==> flow/design.v <==
`timescale 1ns / 1ps
package ascon_pkg;
    typedef logic [0:4][63:0] t_state_array;
    typedef logic [0:11][7:0] t_constant_addition;
    typedef logic [0:31][7:0] t_substitution;
    /*verilator lint_off UNUSEDPARAM*/
    localparam t_constant_addition C_LUT_ADDITION = {
        8'hF0,
        8'hE1,
        8'hD2,
        8'hC3,
        8'hB4,
        8'hA5,
        8'h96,
        8'h87,
        8'h78,
        8'h69,
        8'h5A,
        8'h4B
    };
    localparam t_substitution C_LUT_SBOX = {
        8'h04,
        8'h0B,
        8'h1F,
        8'h14,
        8'h1A,
        8'h15,
        8'h09,
        8'h02,
        8'h1B,
        8'h05,
        8'h08,
        8'h12,
        8'h1D,
        8'h03,
        8'h06,
        8'h1C,
        8'h1E,
        8'h13,
        8'h07,
        8'h0E,
        8'h00,
        8'h0D,
        8'h11,
        8'h18,
        8'h10,
        8'h0C,
        8'h01,
        8'h19,
        8'h16,
        8'h0A,
        8'h0F,
        8'h17
    };
    /*verilator lint_on UNUSEDPARAM*/
endpackage : ascon_pkg
`timescale 1ns / 1ps
module ascon_fsm (
    input  logic                clock,                        
    input  logic                reset_n,                      
    input  logic                i_sys_enable,                 
    input  logic                i_start,                      
    input  logic                i_data_valid,                 
    input  logic unsigned [3:0] i_round_count,                
    input  logic unsigned [1:0] i_block_count,                
    output logic                o_valid_cipher,               
    output logic                o_done,                       
    output logic                o_mux_select,                 
    output logic                o_enable_xor_data_begin,      
    output logic                o_enable_xor_key_begin,       
    output logic                o_enable_xor_key_end,         
    output logic                o_enable_xor_lsb_end,         
    output logic                o_enable_state_reg,           
    output logic                o_enable_cipher_reg,          
    output logic                o_enable_tag_reg,             
    output logic                o_enable_round_counter,       
    output logic                o_reset_round_counter_to_6,   
    output logic                o_reset_round_counter_to_0,   
    output logic                o_enable_block_counter,       
    output logic                o_reset_block_counter,        
    output logic                o_ready                       
);
    typedef enum logic unsigned [4:0] {
        STATE_IDLE,                      
        STATE_CONFIGURATION,             
        STATE_START_INITIALIZATION,      
        STATE_PROCESS_INITIALIZATION,    
        STATE_END_INITIALIZATION,        
        STATE_IDLE_ASSOCIATED_DATA,      
        STATE_START_ASSOCIATED_DATA,     
        STATE_PROCESS_ASSOCIATED_DATA,   
        STATE_END_ASSOCIATED_DATA,       
        STATE_IDLE_PLAIN_TEXT,           
        STATE_START_PLAIN_TEXT,          
        STATE_PROCESS_PLAIN_TEXT,        
        STATE_END_PLAIN_TEXT,            
        STATE_IDLE_FINALIZATION,         
        STATE_START_FINALIZATION,        
        STATE_PROCESS_FINALIZATION,      
        STATE_END_FINALIZATION           
    } type_state_e;
    logic next_o_valid_cipher;               
    logic next_o_done;                       
    logic next_o_mux_select;                 
    logic next_o_enable_xor_data_begin;      
    logic next_o_enable_xor_key_begin;       
    logic next_o_enable_xor_key_end;         
    logic next_o_enable_xor_lsb_end;         
    logic next_o_enable_state_reg;           
    logic next_o_enable_cipher_reg;          
    logic next_o_enable_tag_reg;             
    logic next_o_enable_round_counter;       
    logic next_o_reset_round_counter_to_6;   
    logic next_o_reset_round_counter_to_0;   
    logic next_o_enable_block_counter;       
    logic next_o_reset_block_counter;        
    type_state_e
        current_state,   
        next_state;      
    always_ff @(posedge clock or negedge reset_n) begin
        if (!reset_n) begin
            current_state <= STATE_IDLE;
        end
        else if (i_sys_enable) begin
            current_state <= next_state;
        end
        else begin
            current_state <= STATE_IDLE;
        end
    end
    assign o_ready = (current_state == STATE_IDLE_ASSOCIATED_DATA) || (current_state == STATE_IDLE_PLAIN_TEXT) ||
        (current_state == STATE_IDLE_FINALIZATION);
    always_comb begin
        next_state = STATE_IDLE;
        unique case (current_state)
            STATE_IDLE: begin
                if (i_start) begin
                    next_state = STATE_CONFIGURATION;
                end
            end
            STATE_CONFIGURATION: begin
                next_state = STATE_START_INITIALIZATION;
            end
            STATE_START_INITIALIZATION: begin
                next_state = STATE_PROCESS_INITIALIZATION;
            end
            STATE_PROCESS_INITIALIZATION: begin
                if (i_round_count >= 4'h9) begin
                    next_state = STATE_END_INITIALIZATION;
                end
                else begin
                    next_state = STATE_PROCESS_INITIALIZATION;
                end
            end
            STATE_END_INITIALIZATION: begin
                next_state = STATE_IDLE_ASSOCIATED_DATA;
            end
            STATE_IDLE_ASSOCIATED_DATA: begin
                if (i_data_valid) begin
                    next_state = STATE_START_ASSOCIATED_DATA;
                end
                else begin
                    next_state = STATE_IDLE_ASSOCIATED_DATA;
                end
            end
            STATE_START_ASSOCIATED_DATA: begin
                next_state = STATE_PROCESS_ASSOCIATED_DATA;
            end
            STATE_PROCESS_ASSOCIATED_DATA: begin
                if (i_round_count >= 4'h9) begin
                    next_state = STATE_END_ASSOCIATED_DATA;
                end
                else begin
                    next_state = STATE_PROCESS_ASSOCIATED_DATA;
                end
            end
            STATE_END_ASSOCIATED_DATA: begin
                next_state = STATE_IDLE_PLAIN_TEXT;
            end
            STATE_IDLE_PLAIN_TEXT: begin
                if (i_data_valid) begin
                    next_state = STATE_START_PLAIN_TEXT;
                end
                else begin
                    next_state = STATE_IDLE_PLAIN_TEXT;
                end
            end
            STATE_START_PLAIN_TEXT: begin
                next_state = STATE_PROCESS_PLAIN_TEXT;
            end
            STATE_PROCESS_PLAIN_TEXT: begin
                if (i_round_count >= 4'h9) begin
                    next_state = STATE_END_PLAIN_TEXT;
                end
                else begin
                    next_state = STATE_PROCESS_PLAIN_TEXT;
                end
            end
            STATE_END_PLAIN_TEXT: begin
                if (i_block_count >= 2'b11) begin
                    next_state = STATE_IDLE_FINALIZATION;
                end
                else begin
                    next_state = STATE_IDLE_PLAIN_TEXT;
                end
            end
            STATE_IDLE_FINALIZATION: begin
                if (i_data_valid) begin
                    next_state = STATE_START_FINALIZATION;
                end
                else begin
                    next_state = STATE_IDLE_FINALIZATION;
                end
            end
            STATE_START_FINALIZATION: begin
                next_state = STATE_PROCESS_FINALIZATION;
            end
            STATE_PROCESS_FINALIZATION: begin
                if (i_round_count >= 4'h9) begin
                    next_state = STATE_END_FINALIZATION;
                end
                else begin
                    next_state = STATE_PROCESS_FINALIZATION;
                end
            end
            STATE_END_FINALIZATION: begin
                next_state = STATE_IDLE;
            end
            /*verilator coverage_off*/
            default: begin
                next_state = STATE_IDLE;
            end
            /*verilator coverage_on*/
        endcase
    end
    always_comb begin
        next_o_valid_cipher             = 0;
        next_o_done                     = 0;
        next_o_mux_select               = 1;
        next_o_enable_xor_data_begin    = 0;
        next_o_enable_xor_key_begin     = 0;
        next_o_enable_xor_key_end       = 0;
        next_o_enable_xor_lsb_end       = 0;
        next_o_enable_state_reg         = 1;
        next_o_enable_cipher_reg        = 0;
        next_o_enable_tag_reg           = 0;
        next_o_enable_round_counter     = 0;
        next_o_reset_round_counter_to_6 = 0;
        next_o_reset_round_counter_to_0 = 0;
        next_o_enable_block_counter     = 0;
        next_o_reset_block_counter      = 0;
        unique case (current_state)
            STATE_IDLE: begin
                next_o_enable_state_reg = 0;
            end
            STATE_CONFIGURATION: begin
                next_o_enable_state_reg         = 0;
                next_o_mux_select               = 0;
                next_o_reset_round_counter_to_0 = 1;
            end
            STATE_START_INITIALIZATION: begin
                next_o_mux_select           = 0;
                next_o_enable_round_counter = 1;
            end
            STATE_PROCESS_INITIALIZATION: begin
                next_o_enable_round_counter = 1;
            end
            STATE_END_INITIALIZATION: begin
                next_o_enable_xor_key_end = 1;
            end
            STATE_IDLE_ASSOCIATED_DATA: begin
                next_o_enable_state_reg         = 0;
                next_o_reset_round_counter_to_6 = 1;
            end
            STATE_START_ASSOCIATED_DATA: begin
                next_o_enable_round_counter  = 1;
                next_o_enable_xor_data_begin = 1;
            end
            STATE_PROCESS_ASSOCIATED_DATA: begin
                next_o_enable_round_counter = 1;
            end
            STATE_END_ASSOCIATED_DATA: begin
                next_o_enable_xor_lsb_end  = 1;
                next_o_reset_block_counter = 1;
            end
            STATE_IDLE_PLAIN_TEXT: begin
                next_o_enable_state_reg         = 0;
                next_o_reset_round_counter_to_6 = 1;
            end
            STATE_START_PLAIN_TEXT: begin
                next_o_enable_round_counter  = 1;
                next_o_enable_xor_data_begin = 1;
                next_o_enable_block_counter  = 1;
                next_o_enable_cipher_reg     = 1;
                next_o_valid_cipher          = 1;
            end
            STATE_PROCESS_PLAIN_TEXT: begin
                next_o_enable_round_counter = 1;
            end
            STATE_END_PLAIN_TEXT: begin
                next_o_enable_round_counter = 1;
            end
            STATE_IDLE_FINALIZATION: begin
                next_o_enable_round_counter     = 1;
                next_o_enable_state_reg         = 0;
                next_o_reset_round_counter_to_0 = 1;
            end
            STATE_START_FINALIZATION: begin
                next_o_enable_round_counter  = 1;
                next_o_enable_xor_data_begin = 1;
                next_o_enable_xor_key_begin  = 1;
                next_o_enable_cipher_reg     = 1;
                next_o_valid_cipher          = 1;
            end
            STATE_PROCESS_FINALIZATION: begin
                next_o_enable_round_counter = 1;
            end
            STATE_END_FINALIZATION: begin
                next_o_enable_xor_key_end = 1;
                next_o_enable_tag_reg     = 1;
                next_o_done               = 1;
            end
            /*verilator coverage_off*/
            default: begin
                next_o_valid_cipher             = 0;
                next_o_done                     = 0;
                next_o_mux_select               = 1;
                next_o_enable_xor_data_begin    = 0;
                next_o_enable_xor_key_begin     = 0;
                next_o_enable_xor_key_end       = 0;
                next_o_enable_xor_lsb_end       = 0;
                next_o_enable_state_reg         = 1;
                next_o_enable_cipher_reg        = 0;
                next_o_enable_tag_reg           = 0;
                next_o_enable_round_counter     = 0;
                next_o_reset_round_counter_to_6 = 0;
                next_o_reset_round_counter_to_0 = 0;
                next_o_enable_block_counter     = 0;
                next_o_reset_block_counter      = 0;
            end
            /*verilator coverage_on*/
        endcase
    end
    always_ff @(posedge clock or negedge reset_n) begin
        if (!reset_n) begin
            o_valid_cipher             <= 0;
            o_done                     <= 0;
            o_mux_select               <= 1;
            o_enable_xor_data_begin    <= 0;
            o_enable_xor_key_begin     <= 0;
            o_enable_xor_key_end       <= 0;
            o_enable_xor_lsb_end       <= 0;
            o_enable_state_reg         <= 0;
            o_enable_cipher_reg        <= 0;
            o_enable_tag_reg           <= 0;
            o_enable_round_counter     <= 0;
            o_reset_round_counter_to_6 <= 0;
            o_reset_round_counter_to_0 <= 0;
            o_enable_block_counter     <= 0;
            o_reset_block_counter      <= 0;
        end
        else if (i_sys_enable) begin
            o_valid_cipher             <= next_o_valid_cipher;
            o_done                     <= next_o_done;
            o_mux_select               <= next_o_mux_select;
            o_enable_xor_data_begin    <= next_o_enable_xor_data_begin;
            o_enable_xor_key_begin     <= next_o_enable_xor_key_begin;
            o_enable_xor_key_end       <= next_o_enable_xor_key_end;
            o_enable_xor_lsb_end       <= next_o_enable_xor_lsb_end;
            o_enable_state_reg         <= next_o_enable_state_reg;
            o_enable_cipher_reg        <= next_o_enable_cipher_reg;
            o_enable_tag_reg           <= next_o_enable_tag_reg;
            o_enable_round_counter     <= next_o_enable_round_counter;
            o_reset_round_counter_to_6 <= next_o_reset_round_counter_to_6;
            o_reset_round_counter_to_0 <= next_o_reset_round_counter_to_0;
            o_enable_block_counter     <= next_o_enable_block_counter;
            o_reset_block_counter      <= next_o_reset_block_counter;
        end
        else begin
            o_valid_cipher             <= 0;
            o_done                     <= 0;
            o_mux_select               <= 1;
            o_enable_xor_data_begin    <= 0;
            o_enable_xor_key_begin     <= 0;
            o_enable_xor_key_end       <= 0;
            o_enable_xor_lsb_end       <= 0;
            o_enable_state_reg         <= 0;
            o_enable_cipher_reg        <= 0;
            o_enable_tag_reg           <= 0;
            o_enable_round_counter     <= 0;
            o_reset_round_counter_to_6 <= 0;
            o_reset_round_counter_to_0 <= 0;
            o_enable_block_counter     <= 0;
            o_reset_block_counter      <= 0;
        end
    end
endmodule
`timescale 1ns / 1ps
module xor_begin
(
    input  logic         [319:0]         i_state,             
    input  logic         [ 63:0] i_data,              
    input  logic         [127:0] i_key,               
    input  logic                 i_enable_xor_key,    
    input  logic                 i_enable_xor_data,   
    output logic         [319:0]         o_state              
);
    assign o_state[319:256] = i_enable_xor_data ? (i_state[319:256] ^ i_data) : i_state[319:256];
    assign o_state[255:192] = i_enable_xor_key ? (i_state[255:192] ^ i_key[127:64]) : i_state[255:192];
    assign o_state[191:128] = i_enable_xor_key ? (i_state[191:128] ^ i_key[63:0]) : i_state[191:128];
    assign o_state[127:64] = i_state[127:64];
    assign o_state[63:0] = i_state[63:0];
endmodule
`timescale 1ns / 1ps
module xor_end
(
    input  logic         [319:0]         i_state,            
    input  logic         [127:0] i_key,              
    input  logic                 i_enable_xor_key,   
    input  logic                 i_enable_xor_lsb,   
    output logic         [319:0]         o_state             
);
    logic [63:0] state_part_4_xored_with_lsb;   
    assign state_part_4_xored_with_lsb = {i_state[63:1], i_state[0] ^ i_enable_xor_lsb};
    assign o_state[319:256] = i_state[319:256];
    assign o_state[255:192] = i_state[255:192];
    assign o_state[191:128] = i_state[191:128];
    assign o_state[127:64] = i_enable_xor_key ? (i_state[127:64] ^ i_key[127:64]) : i_state[127:64];
    assign
        o_state[63:0] = i_enable_xor_key ? (state_part_4_xored_with_lsb ^ i_key[63:0]) : state_part_4_xored_with_lsb;
endmodule
`timescale 1ns / 1ps
module addition_layer
(
    input  logic         [3:0] i_round,   
    input  logic         [319:0]       i_state,   
    output logic         [319:0]       o_state    
);
    assign o_state[319:256] = i_state[319:256];
    assign o_state[255:192] = i_state[255:192];
    logic [7:0] s_round_constant;   
    always_comb begin
        case (i_round)
            4'd0 : s_round_constant = 8'hF0;
            4'd1 : s_round_constant = 8'hE1;
            4'd2 : s_round_constant = 8'hD2;
            4'd3 : s_round_constant = 8'hC3;
            4'd4 : s_round_constant = 8'hB4;
            4'd5 : s_round_constant = 8'hA5;
            4'd6 : s_round_constant = 8'h96;
            4'd7 : s_round_constant = 8'h87;
            4'd8 : s_round_constant = 8'h78;
            4'd9 : s_round_constant = 8'h69;
            4'd10: s_round_constant = 8'h5A;
            4'd11: s_round_constant = 8'h4B;
            default: s_round_constant = 8'h00;
        endcase
    end
    assign o_state[191:128] = i_state[191:128] ^ {56'h00000000000000, s_round_constant};
    assign o_state[127:64] = i_state[127:64];
    assign o_state[63:0] = i_state[63:0];
endmodule
`timescale 1ns / 1ps
module sbox
(
    input  logic unsigned [4:0] i_data,   
    output logic          [4:0] o_data    
);
    always_comb begin
        case (i_data)
            5'd0 : o_data = 5'h04;
            5'd1 : o_data = 5'h0B;
            5'd2 : o_data = 5'h1F;
            5'd3 : o_data = 5'h14;
            5'd4 : o_data = 5'h1A;
            5'd5 : o_data = 5'h15;
            5'd6 : o_data = 5'h09;
            5'd7 : o_data = 5'h02;
            5'd8 : o_data = 5'h1B;
            5'd9 : o_data = 5'h05;
            5'd10: o_data = 5'h08;
            5'd11: o_data = 5'h12;
            5'd12: o_data = 5'h1D;
            5'd13: o_data = 5'h03;
            5'd14: o_data = 5'h06;
            5'd15: o_data = 5'h1C;
            5'd16: o_data = 5'h1E;
            5'd17: o_data = 5'h13;
            5'd18: o_data = 5'h07;
            5'd19: o_data = 5'h0E;
            5'd20: o_data = 5'h00;
            5'd21: o_data = 5'h0D;
            5'd22: o_data = 5'h11;
            5'd23: o_data = 5'h18;
            5'd24: o_data = 5'h10;
            5'd25: o_data = 5'h0C;
            5'd26: o_data = 5'h01;
            5'd27: o_data = 5'h19;
            5'd28: o_data = 5'h16;
            5'd29: o_data = 5'h0A;
            5'd30: o_data = 5'h0F;
            5'd31: o_data = 5'h17;
            default: o_data = 5'h00;
        endcase
    end
endmodule
`timescale 1ns / 1ps
module substitution_layer
#(
    parameter int G_NUM_SBOXES = 64   
) (
    input  logic         [319:0] i_state,   
    output logic         [319:0] o_state    
);
    for (genvar i = 0; i < G_NUM_SBOXES; i = i + 1) begin : g_sbox
        sbox sbox_i (
            .i_data({i_state[256+i], i_state[192+i], i_state[128+i], i_state[64+i], i_state[0+i]}),
            .o_data({o_state[256+i], o_state[192+i], o_state[128+i], o_state[64+i], o_state[0+i]})
        );
    end
endmodule
`timescale 1ns / 1ps
module diffusion_layer
(
    input  logic         [319:0] i_state,   
    output logic         [319:0] o_state    
);
    assign o_state[319:256] = i_state[319:256] ^ {i_state[274:256], i_state[319:275]} ^ {i_state[283:256], i_state[319:284]};
    assign o_state[255:192] = i_state[255:192] ^ {i_state[252:192], i_state[255:253]} ^ {i_state[230:192], i_state[255:231]};
    assign o_state[191:128] = i_state[191:128] ^ {i_state[128], i_state[191:129]} ^ {i_state[133:128], i_state[191:134]};
    assign o_state[127:64] = i_state[127:64] ^ {i_state[73:64], i_state[127:74]} ^ {i_state[80:64], i_state[127:81]};
    assign o_state[63:0] = i_state[63:0] ^ {i_state[6:0], i_state[63:7]} ^ {i_state[40:0], i_state[63:41]};
endmodule
 `timescale 1ns / 1ps
module permutation
(
    input  logic                 clock,                     
    input  logic                 reset_n,                   
    input  logic                 i_sys_enable,              
    input  logic                 i_mux_select,              
    input  logic                 i_enable_xor_key_begin,    
    input  logic                 i_enable_xor_data_begin,   
    input  logic                 i_enable_xor_key_end,      
    input  logic                 i_enable_xor_lsb_end,      
    input  logic                 i_enable_cipher_reg,       
    input  logic                 i_enable_tag_reg,          
    input  logic                 i_enable_state_reg,        
    input  logic         [319:0]         i_state,                   
    input  logic         [  3:0] i_round,                   
    input  logic         [ 63:0] i_data,                    
    input  logic         [127:0] i_key,                     
    output logic         [319:0]         o_state,                   
    output logic         [ 63:0] o_cipher,                  
    output logic         [127:0] o_tag                      
);
    logic         [319:0]
        state_mux_output,                    
        state_xor_begin_output,              
        state_adder_output,                  
        state_substitution_layer_output,     
        state_diffusion_output,              
        state_xor_end_output,                
        state_output_reg;                    
    logic [ 63:0] o_cipher_reg;              
    logic [127:0] o_tag_reg;                 
    assign state_mux_output = (i_mux_select == 1'b0) ? i_state : state_output_reg;
    xor_begin xor_begin_1 (
        .i_state          (state_mux_output),
        .i_data           (i_data),
        .i_key            (i_key),
        .i_enable_xor_key (i_enable_xor_key_begin),
        .i_enable_xor_data(i_enable_xor_data_begin),
        .o_state          (state_xor_begin_output)
    );
    addition_layer addition_layer_1 (
        .i_round(i_round),
        .i_state(state_xor_begin_output),
        .o_state(state_adder_output)
    );
    substitution_layer #(
        .G_NUM_SBOXES(64)
    ) substitution_layer_1 (
        .i_state(state_adder_output),
        .o_state(state_substitution_layer_output)
    );
    diffusion_layer diffusion_layer_1 (
        .i_state(state_substitution_layer_output),
        .o_state(state_diffusion_output)
    );
    xor_end xor_end_1 (
        .i_state         (state_diffusion_output),
        .i_key           (i_key),
        .i_enable_xor_key(i_enable_xor_key_end),
        .i_enable_xor_lsb(i_enable_xor_lsb_end),
        .o_state         (state_xor_end_output)
    );
    always_ff @(posedge clock or negedge reset_n) begin
        if (!reset_n) begin
            state_output_reg <= '0;
            o_cipher_reg     <= 0;
            o_tag_reg        <= 0;
        end
        else if (i_sys_enable) begin
            if (i_enable_state_reg) begin
                state_output_reg <= state_xor_end_output;
            end
            if (i_enable_cipher_reg) begin
                o_cipher_reg <= state_xor_begin_output[319:256];
            end
            if (i_enable_tag_reg) begin
                o_tag_reg <= {state_xor_end_output[127:64], state_xor_end_output[63:0]};
            end
        end
        else begin
            state_output_reg <= '0;
            o_cipher_reg     <= 0;
            o_tag_reg        <= 0;
        end
    end
    assign o_state  = state_output_reg;
    assign o_cipher = o_cipher_reg;
    assign o_tag    = o_tag_reg;
endmodule
`timescale 1ns / 1ps
module ascon
(
    input  logic         clock,            
    input  logic         reset_n,          
    input  logic         i_sys_enable,     
    input  logic         i_start,          
    input  logic         i_data_valid,     
    input  logic [ 63:0] i_data,           
    input  logic [127:0] i_key,            
    input  logic [127:0] i_nonce,          
    output logic [ 63:0] o_cipher,         
    output logic [127:0] o_tag,            
    output logic         o_valid_cipher,   
    output logic         o_done,           
    output logic         o_ready           
);
    logic
        s_mux_select,                       
        s_enable_xor_data_begin,            
        s_enable_xor_key_begin,             
        s_enable_xor_key_end,               
        s_enable_xor_lsb_end,               
        s_enable_state_reg,                 
        s_enable_cipher_reg,                
        s_enable_tag_reg,                   
        s_enable_round_counter,             
        s_reset_round_counter_to_6,         
        s_reset_round_counter_to_0,         
        s_enable_block_counter,             
        s_reset_block_counter,              
        s_valid_cipher,                     
        reg_valid_cipher,                   
        s_done,                             
        reg_done;                           
    logic         [319:0]       o_state;            
    logic         [3:0] reg_round_counter;  
    logic         [1:0] reg_block_counter;  
    ascon_fsm ascon_fsm_inst (
        .clock                     (clock),
        .reset_n                   (reset_n),
        .i_sys_enable              (i_sys_enable),
        .i_start                   (i_start),
        .i_data_valid              (i_data_valid),
        .i_round_count             (reg_round_counter),
        .i_block_count             (reg_block_counter),
        .o_valid_cipher            (s_valid_cipher),
        .o_done                    (s_done),
        .o_mux_select              (s_mux_select),
        .o_enable_xor_data_begin   (s_enable_xor_data_begin),
        .o_enable_xor_key_begin    (s_enable_xor_key_begin),
        .o_enable_xor_key_end      (s_enable_xor_key_end),
        .o_enable_xor_lsb_end      (s_enable_xor_lsb_end),
        .o_enable_state_reg        (s_enable_state_reg),
        .o_enable_cipher_reg       (s_enable_cipher_reg),
        .o_enable_tag_reg          (s_enable_tag_reg),
        .o_enable_round_counter    (s_enable_round_counter),
        .o_reset_round_counter_to_6(s_reset_round_counter_to_6),
        .o_reset_round_counter_to_0(s_reset_round_counter_to_0),
        .o_enable_block_counter    (s_enable_block_counter),
        .o_reset_block_counter     (s_reset_block_counter),
        .o_ready                   (o_ready)
    );
    permutation permutation_inst (
        .clock                  (clock),
        .reset_n                (reset_n),
        .i_sys_enable           (i_sys_enable),
        .i_mux_select           (s_mux_select),
        .i_enable_xor_key_begin (s_enable_xor_key_begin),
        .i_enable_xor_data_begin(s_enable_xor_data_begin),
        .i_enable_xor_key_end   (s_enable_xor_key_end),
        .i_enable_xor_lsb_end   (s_enable_xor_lsb_end),
        .i_enable_cipher_reg    (s_enable_cipher_reg),
        .i_enable_tag_reg       (s_enable_tag_reg),
        .i_enable_state_reg     (s_enable_state_reg),
        .i_state                ({i_data, i_key[127:64], i_key[63:0], i_nonce[127:64], i_nonce[63:0]}),
        .i_round                (reg_round_counter),
        .i_data                 (i_data),
        .i_key                  (i_key),
        .o_state                (o_state),
        .o_cipher               (o_cipher),
        .o_tag                  (o_tag)
    );
    always_ff @(posedge clock or negedge reset_n) begin
        if (!reset_n) begin
            reg_round_counter <= 4'b0;
            reg_block_counter <= 2'b0;
            reg_valid_cipher  <= 1'b0;
            reg_done          <= 1'b0;
        end
        else if (i_sys_enable) begin
            reg_valid_cipher <= s_valid_cipher;
            reg_done         <= s_done;
            if (s_reset_round_counter_to_6) begin
                reg_round_counter <= 4'd6;
            end
            else if (s_reset_round_counter_to_0) begin
                reg_round_counter <= 4'b0;
            end
            else if (s_enable_round_counter) begin
                reg_round_counter <= reg_round_counter + 4'b0001;
            end
            if (s_reset_block_counter) begin
                reg_block_counter <= 2'b00;
            end
            else if (s_enable_block_counter) begin
                reg_block_counter <= reg_block_counter + 2'b01;
            end
        end
        else begin
            reg_round_counter <= 4'b0;
            reg_block_counter <= 2'b0;
            reg_valid_cipher  <= 1'b0;
            reg_done          <= 1'b0;
        end
    end
    assign o_valid_cipher = reg_valid_cipher;
    assign o_done         = reg_done;
endmodule
---- Step by step through the tools: ascon ----
What the tools print for ascon, step after step.
Lines are those of the file above, counted from 1.
Not given: n/a
set-up
  top ..................................... ascon
  clock ................................... clock
  standard-cell library ................... sky130hd
  corner .................................. tt_025C_1v80

---- Elaborated design ----
Counts by Yosys on the flattened word-level netlist (proc, flatten, opt, wreduce; memories kept). Register bits leave out memories and registers merged into their read ports (data or address). Print and check cells are left out.
Yosys's memory passes give these memory sizes; they may raise the number of words (mostly to a power of two), join words into wider ones and drop unused or constant bits.
storage and ports
  output and inout port bits .............. 195
  cells after elaboration ................. 180
  memories kept ........................... 66
  memory bits (read-only) ................. 10848
  bits in registers ....................... 540
cells by class
  bitwise logic cells ..................... 17
  multiplexer cells ....................... 47
  reduce/logical cells .................... 3
  add/subtract/negate cells ............... 2
  equal/unequal tests ..................... 20
  magnitude comparators ................... 2
memories
  name              depth  width  rd ports  write ports  line  text
  (name not given)  32     15     1         0            252   unique case (current_state)
  (name not given)  32     5      1         0            470   case (i_data)
  (name not given)  32     5      1         0            470
  (name not given)  32     5      1         0            470
  (name not given)  32     5      1         0            470
  (name not given)  32     5      1         0            470
Further memories, not shown: 60.
operator list
  kind                                               count
  bitwise XOR 64 bit                                 15
  two-way mux 320 bit                                3
  two-way mux 64 bit                                 7
  two-way mux 128 bit                                2
  parallel mux 5 bit (select 16 bit)                 1
  bitwise XOR 64 x 8 -> 64 bit                       1
  == test 5 x 4 -> 1 bit with constant B             8
  == test 5 x 3 -> 1 bit with constant B             4
  two-way mux 4 bit                                  5
  two-way mux 1 bit                                  18
  two-way mux 2 bit                                  6
  == test 5 x 2 -> 1 bit with constant B             2
  two-way mux 5 bit                                  2
  two-way mux 3 bit                                  3
  != test 2 x 1 -> 1 bit with constant B             3
  == test 5 x 1 -> 1 bit with constant B             1
  logical NOT 5 bit                                  1
  adder 4 x 1 -> 4 bit with constant B               1
  != test 4 x 1 -> 1 bit with constant B             1
  greater-or-equal comparator 4 bit with constant B  1
  != test 3 x 1 -> 1 bit with constant B             1
  logical OR 1 bit                                   2
  adder 2 x 1 -> 2 bit with constant B               1
  greater-or-equal comparator 2 bit with constant B  1
  bitwise XOR 1 bit                                  1

---- Logic depth ----
Yosys ltp: most cells in a row. Word level: on the elaborated netlist, between registers, memories and ports. Mapped: between sequential cells and ports; inverters and the memories' decode and read muxes count.
depth
  word-level depth ........................ 7
  ABC_AREA ................................ 0
  gate-level depth with buffers ........... 17
  mapped depth without buffers ............ 10

---- Synthesis result ----
The flow's flattened synthesis, as Yosys stat reports it; memories are mapped. The netlist is that of the ABC_AREA named above (0 if unset); the other value can give another one.
mapped netlist
  buffers ................................. 361
  sequential area ......................... 13439.1 um^2
  synthesis area .......................... 52765.6 um^2
  flip-flop cells ......................... 537
  standard cells after synthesis .......... 5747
cell types
  cell                       count  total area (um^2)
  sky130_fd_sc_hd__dfrtp_1   536    1.34E+04
  sky130_fd_sc_hd__mux2i_1   694    6.95E+03
  sky130_fd_sc_hd__xnor2_1   574    5.03E+03
  sky130_fd_sc_hd__xnor3_1   165    3.72E+03
  sky130_fd_sc_hd__nor2_1    569    2.14E+03
  sky130_fd_sc_hd__a211oi_1  249    1.87E+03
  sky130_fd_sc_hd__xor2_1    205    1.8E+03
  sky130_fd_sc_hd__ha_1      137    1.71E+03
  sky130_fd_sc_hd__a21oi_1   332    1.66E+03
  sky130_fd_sc_hd__o21ai_0   299    1.5E+03
  sky130_fd_sc_hd__nand2_1   372    1.4E+03
  sky130_fd_sc_hd__maj3_1    100    1000.96
  sky130_fd_sc_hd__nor2b_1   159    994.704
  sky130_fd_sc_hd__and3b_1   91     797.014
  sky130_fd_sc_hd__mux2_2    67     754.474
  sky130_fd_sc_hd__clkbuf_1  196    735.706
  sky130_fd_sc_hd__o21a_1    91     683.155
  sky130_fd_sc_hd__nand3b_1  88     660.634
Other cell types: 54; their cells: 823.
The figures by module come from a second, unflattened synthesis with its own total; it is not the netlist above.
unflattened totals
  cell total of the unflattened synthesis .. 5545
  area total of the unflattened synthesis .. 59244.3 um^2
Each row is one instance without its submodules.
modules
  module                                 times used  area (um^2)  cells  seq. area (um^2)
  permutation                            1           27320.0      2006   12812.3
  sbox                                   64          217.7        28     0.0
  diffusion_layer                        1           7618.6       320    0.0
  xor_begin                              1           3569.7       533    0.0
  xor_end                                1           3205.6       463    0.0
  addition_layer                         1           2453.6       326    0.0
  ascon_fsm                              1           794.5        74     426.7
  ascon                                  1           349.1        31     200.2
  substitution_layer #(G_NUM_SBOXES=64)  1           0.0          0      0.0

---- Path before layout ----
Path of least setup slack by OpenSTA after synthesis, without wires, with an ideal clock, recovery checks aside; 20% of the period is set as input and as output delay. Where synthesis merged equal registers, the netlist keeps one of their names.
timing after synthesis
  path type ............................... input-to-reg
  from .................................... in i_nonce[45]
  to ...................................... reg permutation_inst.state_output_reg[198]
  time at the first pin ................... 2.000 ns
  arrival ................................. 3.951 ns
  delay of the path ....................... 2.077 ns
  driving pins on the path ................ 9
  period .................................. 10.0 ns
  buffers on the path ..................... 0
  input delay ............................. 2.000 ns
  setup slack ............................. 5.923 ns
  library setup time ...................... 0.126 ns
  synthesis period reached ................ 4.077 ns
"delay of the path" = arrival - input delay + setup time.
"driving pins on the path": output pins that drive a net of the path, with the launching flip-flop's if there is one; two outputs of one cell count as two.
"synthesis period reached" is the clock period less the worst setup slack; recovery checks do not enter. This is arithmetic on one report: input and output delays are still those of the set period (20% each).
Between the ends stands the longest chain of elaborated cells between them, by number of cells; it is not shown to be the way that was timed. Of several equally long chains one is given.
Each line given opens the expression or statement behind the cell; cells for indexed reads and writes are added by Yosys, which also makes memories of some case tables.
A memory read counts as a cell of the chain, while the word-level depth stops at memories.
At most two assigning lines are given for a register; there are more.
on the way, after synthesis
  path through ............................ sky130_fd_sc_hd__mux2i_1 sky130_fd_sc_hd__inv_1 sky130_fd_sc_hd__ha_1 sky130_fd_sc_hd__inv_1 sky130_fd_sc_hd__mux2i_4 sky130_fd_sc_hd__xor2_2 sky130_fd_sc_hd__xnor3_1 sky130_fd_sc_hd__and3_1 sky130_fd_sc_hd__a311o_1
  length of the longest elaborated chain .. 5
  elaborated cells between the ends (all ways) .. 5
  RTL lines with such cells ............... 5
  classes of those cells .................. 3 x mux; 1 x logic; 1 x memory
ends and longest elaborated chain, after synthesis
  what                      line  text
  from (decl)               634   input  logic [127:0] i_nonce,
  two-way mux 320 bit       566   assign state_mux_output = (i_mux_select == 1'b0) ? i_state : state_output_reg;
  memory read (32 x 5 bit)  470   case (i_data)
  bitwise XOR 64 bit        529   assign o_state[255:192] = i_state[255:192] ^ {i_state[252:192], i_state[255:253]} ^ {i_state[230:192], i_state ...
  two-way mux 320 bit       604   if (i_enable_state_reg) begin
  two-way mux 320 bit       603   else if (i_sys_enable) begin
  to (assign)               599   state_output_reg <= '0;
  to (assign)               605   state_output_reg <= state_xor_end_output;
  to (decl)                 563   state_output_reg;

---- Path in the finished layout ----
From the final timing report of flow run 2: the path of least setup slack in the routed layout; clock arrival at registers is part of the times.
timing post-layout
  path type ............................... reg-to-reg
  from .................................... reg ascon_fsm_inst.o_mux_select
  to ...................................... reg permutation_inst.o_tag_reg[118]
  driving pins on the path ................ 12
  period .................................. 5.85 ns
  buffers on the path ..................... 2
  arrival ................................. 5.28 ns
  time at the first pin ................... 0.65 ns
  library setup time ...................... 0.16 ns
  setup slack ............................. 1.09 ns
Between the ends stands the longest chain of elaborated cells between them, by number of cells; it is not shown to be the way that was timed. Of several equally long chains one is given.
A memory read counts as a cell of the chain, while the word-level depth stops at memories.
At most two assigning lines are given for a register; there are more.
on the way, post-layout
  path through ............................ sky130_fd_sc_hd__dfstp_4 sky130_fd_sc_hd__buf_12 sky130_fd_sc_hd__buf_4 sky130_fd_sc_hd__mux2_2 sky130_fd_sc_hd__ha_1 sky130_fd_sc_hd__inv_1 sky130_fd_sc_hd__a211oi_1 sky130_fd_sc_hd__xnor2_1 sky130_fd_sc_hd__xor2_1 sky130_fd_sc_hd__xnor2_1 sky130_fd_sc_hd__xnor2_1 sky130_fd_sc_hd__a21oi_1
  length of the longest elaborated chain .. 11
  elaborated cells between the ends (all ways) .. 17
  RTL lines with such cells ............... 10
  classes of those cells .................. 7 x mux; 7 x logic; 3 x memory
ends and longest elaborated chain, post-layout
  what                          line  text
  from (decl)                   68    output logic                o_mux_select,
  from (assign)                 348   o_mux_select               <= 1;
  from (assign)                 365   o_mux_select               <= next_o_mux_select;
  two-way mux 320 bit           566   assign state_mux_output = (i_mux_select == 1'b0) ? i_state : state_output_reg;
  bitwise XOR 64 bit            410   assign o_state[191:128] = i_enable_xor_key ? (i_state[191:128] ^ i_key[63:0]) : i_state[191:128];
  two-way mux 64 bit            410
  bitwise XOR 64 x 8 -> 64 bit  459   assign o_state[191:128] = i_state[191:128] ^ {56'h00000000000000, s_round_constant};
  memory read (32 x 5 bit)      470   case (i_data)
  bitwise XOR 64 bit x2         531   assign o_state[127:64] = i_state[127:64] ^ {i_state[73:64], i_state[127:74]} ^ {i_state[80:64], i_state[127:81 ...
  bitwise XOR 64 bit            428   assign o_state[127:64] = i_enable_xor_key ? (i_state[127:64] ^ i_key[127:64]) : i_state[127:64];
  two-way mux 64 bit            428
  two-way mux 128 bit           610   if (i_enable_tag_reg) begin
  two-way mux 128 bit           603   else if (i_sys_enable) begin
  to (assign)                   601   o_tag_reg        <= 0;
  to (assign)                   611   o_tag_reg <= {state_xor_end_output[127:64], state_xor_end_output[63:0]};
  to (decl)                     565   logic [127:0] o_tag_reg;

Top module ascon; platform sky130hd; tools Yosys and OpenROAD; 3 stored runs in no particular order. Input and output delays are each 20% of the period that was set; the output load is 0.01 pF.
"achieved clock period (ns)": clock period set for the run, less the worst setup slack. It is reckoned from that one timing run; input and output delays stay at 20% of the period that was set.
"worst setup path time (ns)" = time allowed to the worst setup path (clock period - input delay - output delay, where it has them) - its slack; a late launch clock adds to it, a late capture clock takes from it.

Flow files of flow run 1
==> flow/run.sh <==
#!/bin/bash
# the make line also repeats the synthesis and layout settings of config.mk as NAME=value (left out here)
make -C /OpenROAD-flow-scripts/flow DESIGN_CONFIG=/design/flow/config.mk WORK_HOME=/design/flow/orfs CLKGATE_MAP_FILE= finish
==> flow/config.mk <==
export PLATFORM = sky130hd
export DESIGN_NAME = ascon
export DESIGN_NICKNAME = ascon
export VERILOG_FILES = /design/flow/design.v
export SDC_FILE = /design/flow/constraint.sdc
export NUM_CORES = 4
export LEC_CHECK = 0
export CAP_MARGIN = 15
export CELL_PAD_IN_SITES_DETAIL_PLACEMENT = 2
export CELL_PAD_IN_SITES_GLOBAL_PLACEMENT = 1
export CORE_ASPECT_RATIO = 1.15
export CORE_MARGIN = 5
export CORE_UTILIZATION = 45
export CTS_CLUSTER_DIAMETER = 42
export CTS_CLUSTER_SIZE = 75
export GPL_ROUTABILITY_DRIVEN = 0
export GPL_TIMING_DRIVEN = 0
export MAX_ROUTING_LAYER = met5
export PLACE_DENSITY_LB_ADDON = 0.14
export SETUP_SLACK_MARGIN = 0.15
export SLEW_MARGIN = 40
export TNS_END_PERCENT = 5
==> flow/constraint.sdc <==
create_clock -name core_clock -period 10.4 [get_ports {clock}]
set_input_delay 2.0800 -clock core_clock [delete_from_list [all_inputs] [get_ports {clock}]]
set_output_delay 2.0800 -clock core_clock [all_outputs]
set_load 0.01 [all_outputs]

report of flow run 1: did not finish, route, GRT-0116

Flow files of flow run 2
==> flow/run.sh <==
#!/bin/bash
# the make line also repeats the synthesis and layout settings of config.mk as NAME=value (left out here)
make -C /OpenROAD-flow-scripts/flow DESIGN_CONFIG=/design/flow/config.mk WORK_HOME=/design/flow/orfs CLKGATE_MAP_FILE= finish
==> flow/config.mk <==
export PLATFORM = sky130hd
export DESIGN_NAME = ascon
export DESIGN_NICKNAME = ascon
export VERILOG_FILES = /design/flow/design.v
export SDC_FILE = /design/flow/constraint.sdc
export NUM_CORES = 4
export LEC_CHECK = 0
export CAP_MARGIN = 20
export CORE_MARGIN = 2
export CORE_UTILIZATION = 40
export SETUP_SLACK_MARGIN = 0.41
export SLEW_MARGIN = 20
==> flow/constraint.sdc <==
create_clock -name core_clock -period 5.85 [get_ports {clock}]
set_input_delay 1.1700 -clock core_clock [delete_from_list [all_inputs] [get_ports {clock}]]
set_output_delay 1.1700 -clock core_clock [all_outputs]
set_load 0.01 [all_outputs]

report of flow run 2
yosys chip area after synthesis (um^2): 52765.6
finish__design__die__area: 134836.0
finish__design__instance__area__stdcell: 63196.9
finish__design__instance__utilization: 0.4819
finish__timing__setup__ws: 1.089
finish__timing__setup__tns: 0.000
finish__timing__hold__ws: 0.482
achieved clock period (ns): 4.761
worst setup path time (ns): 4.76
worst setup path kind: reg-to-reg

Flow files of flow run 3
==> flow/run.sh <==
#!/bin/bash
# the make line also repeats the synthesis and layout settings of config.mk as NAME=value (left out here)
make -C /OpenROAD-flow-scripts/flow DESIGN_CONFIG=/design/flow/config.mk WORK_HOME=/design/flow/orfs CLKGATE_MAP_FILE= finish
==> flow/config.mk <==
export PLATFORM = sky130hd
export DESIGN_NAME = ascon
export DESIGN_NICKNAME = ascon
export VERILOG_FILES = /design/flow/design.v
export SDC_FILE = /design/flow/constraint.sdc
export NUM_CORES = 4
export LEC_CHECK = 0
export ABC_AREA = 0
export CAP_MARGIN = 25
export CELL_PAD_IN_SITES_DETAIL_PLACEMENT = 2
export CORE_ASPECT_RATIO = 0.55
export CORE_MARGIN = 2
export CORE_UTILIZATION = 25
export GPL_ROUTABILITY_DRIVEN = 0
export PLACE_DENSITY_LB_ADDON = 0.01
export SETUP_SLACK_MARGIN = -0.39
export SLEW_MARGIN = 15
export TNS_END_PERCENT = 50
==> flow/constraint.sdc <==
create_clock -name core_clock -period 6.28 [get_ports {clock}]
set_input_delay 1.2560 -clock core_clock [delete_from_list [all_inputs] [get_ports {clock}]]
set_output_delay 1.2560 -clock core_clock [all_outputs]
set_load 0.01 [all_outputs]

report of flow run 3
yosys chip area after synthesis (um^2): 52765.6
finish__design__die__area: 214918.0
finish__design__instance__area__stdcell: 64845.9
finish__design__instance__utilization: 0.3105
finish__timing__setup__ws: 1.150
finish__timing__setup__tns: 0.000
finish__timing__hold__ws: 0.520
achieved clock period (ns): 5.130
worst setup path time (ns): 5.13
worst setup path kind: reg-to-reg
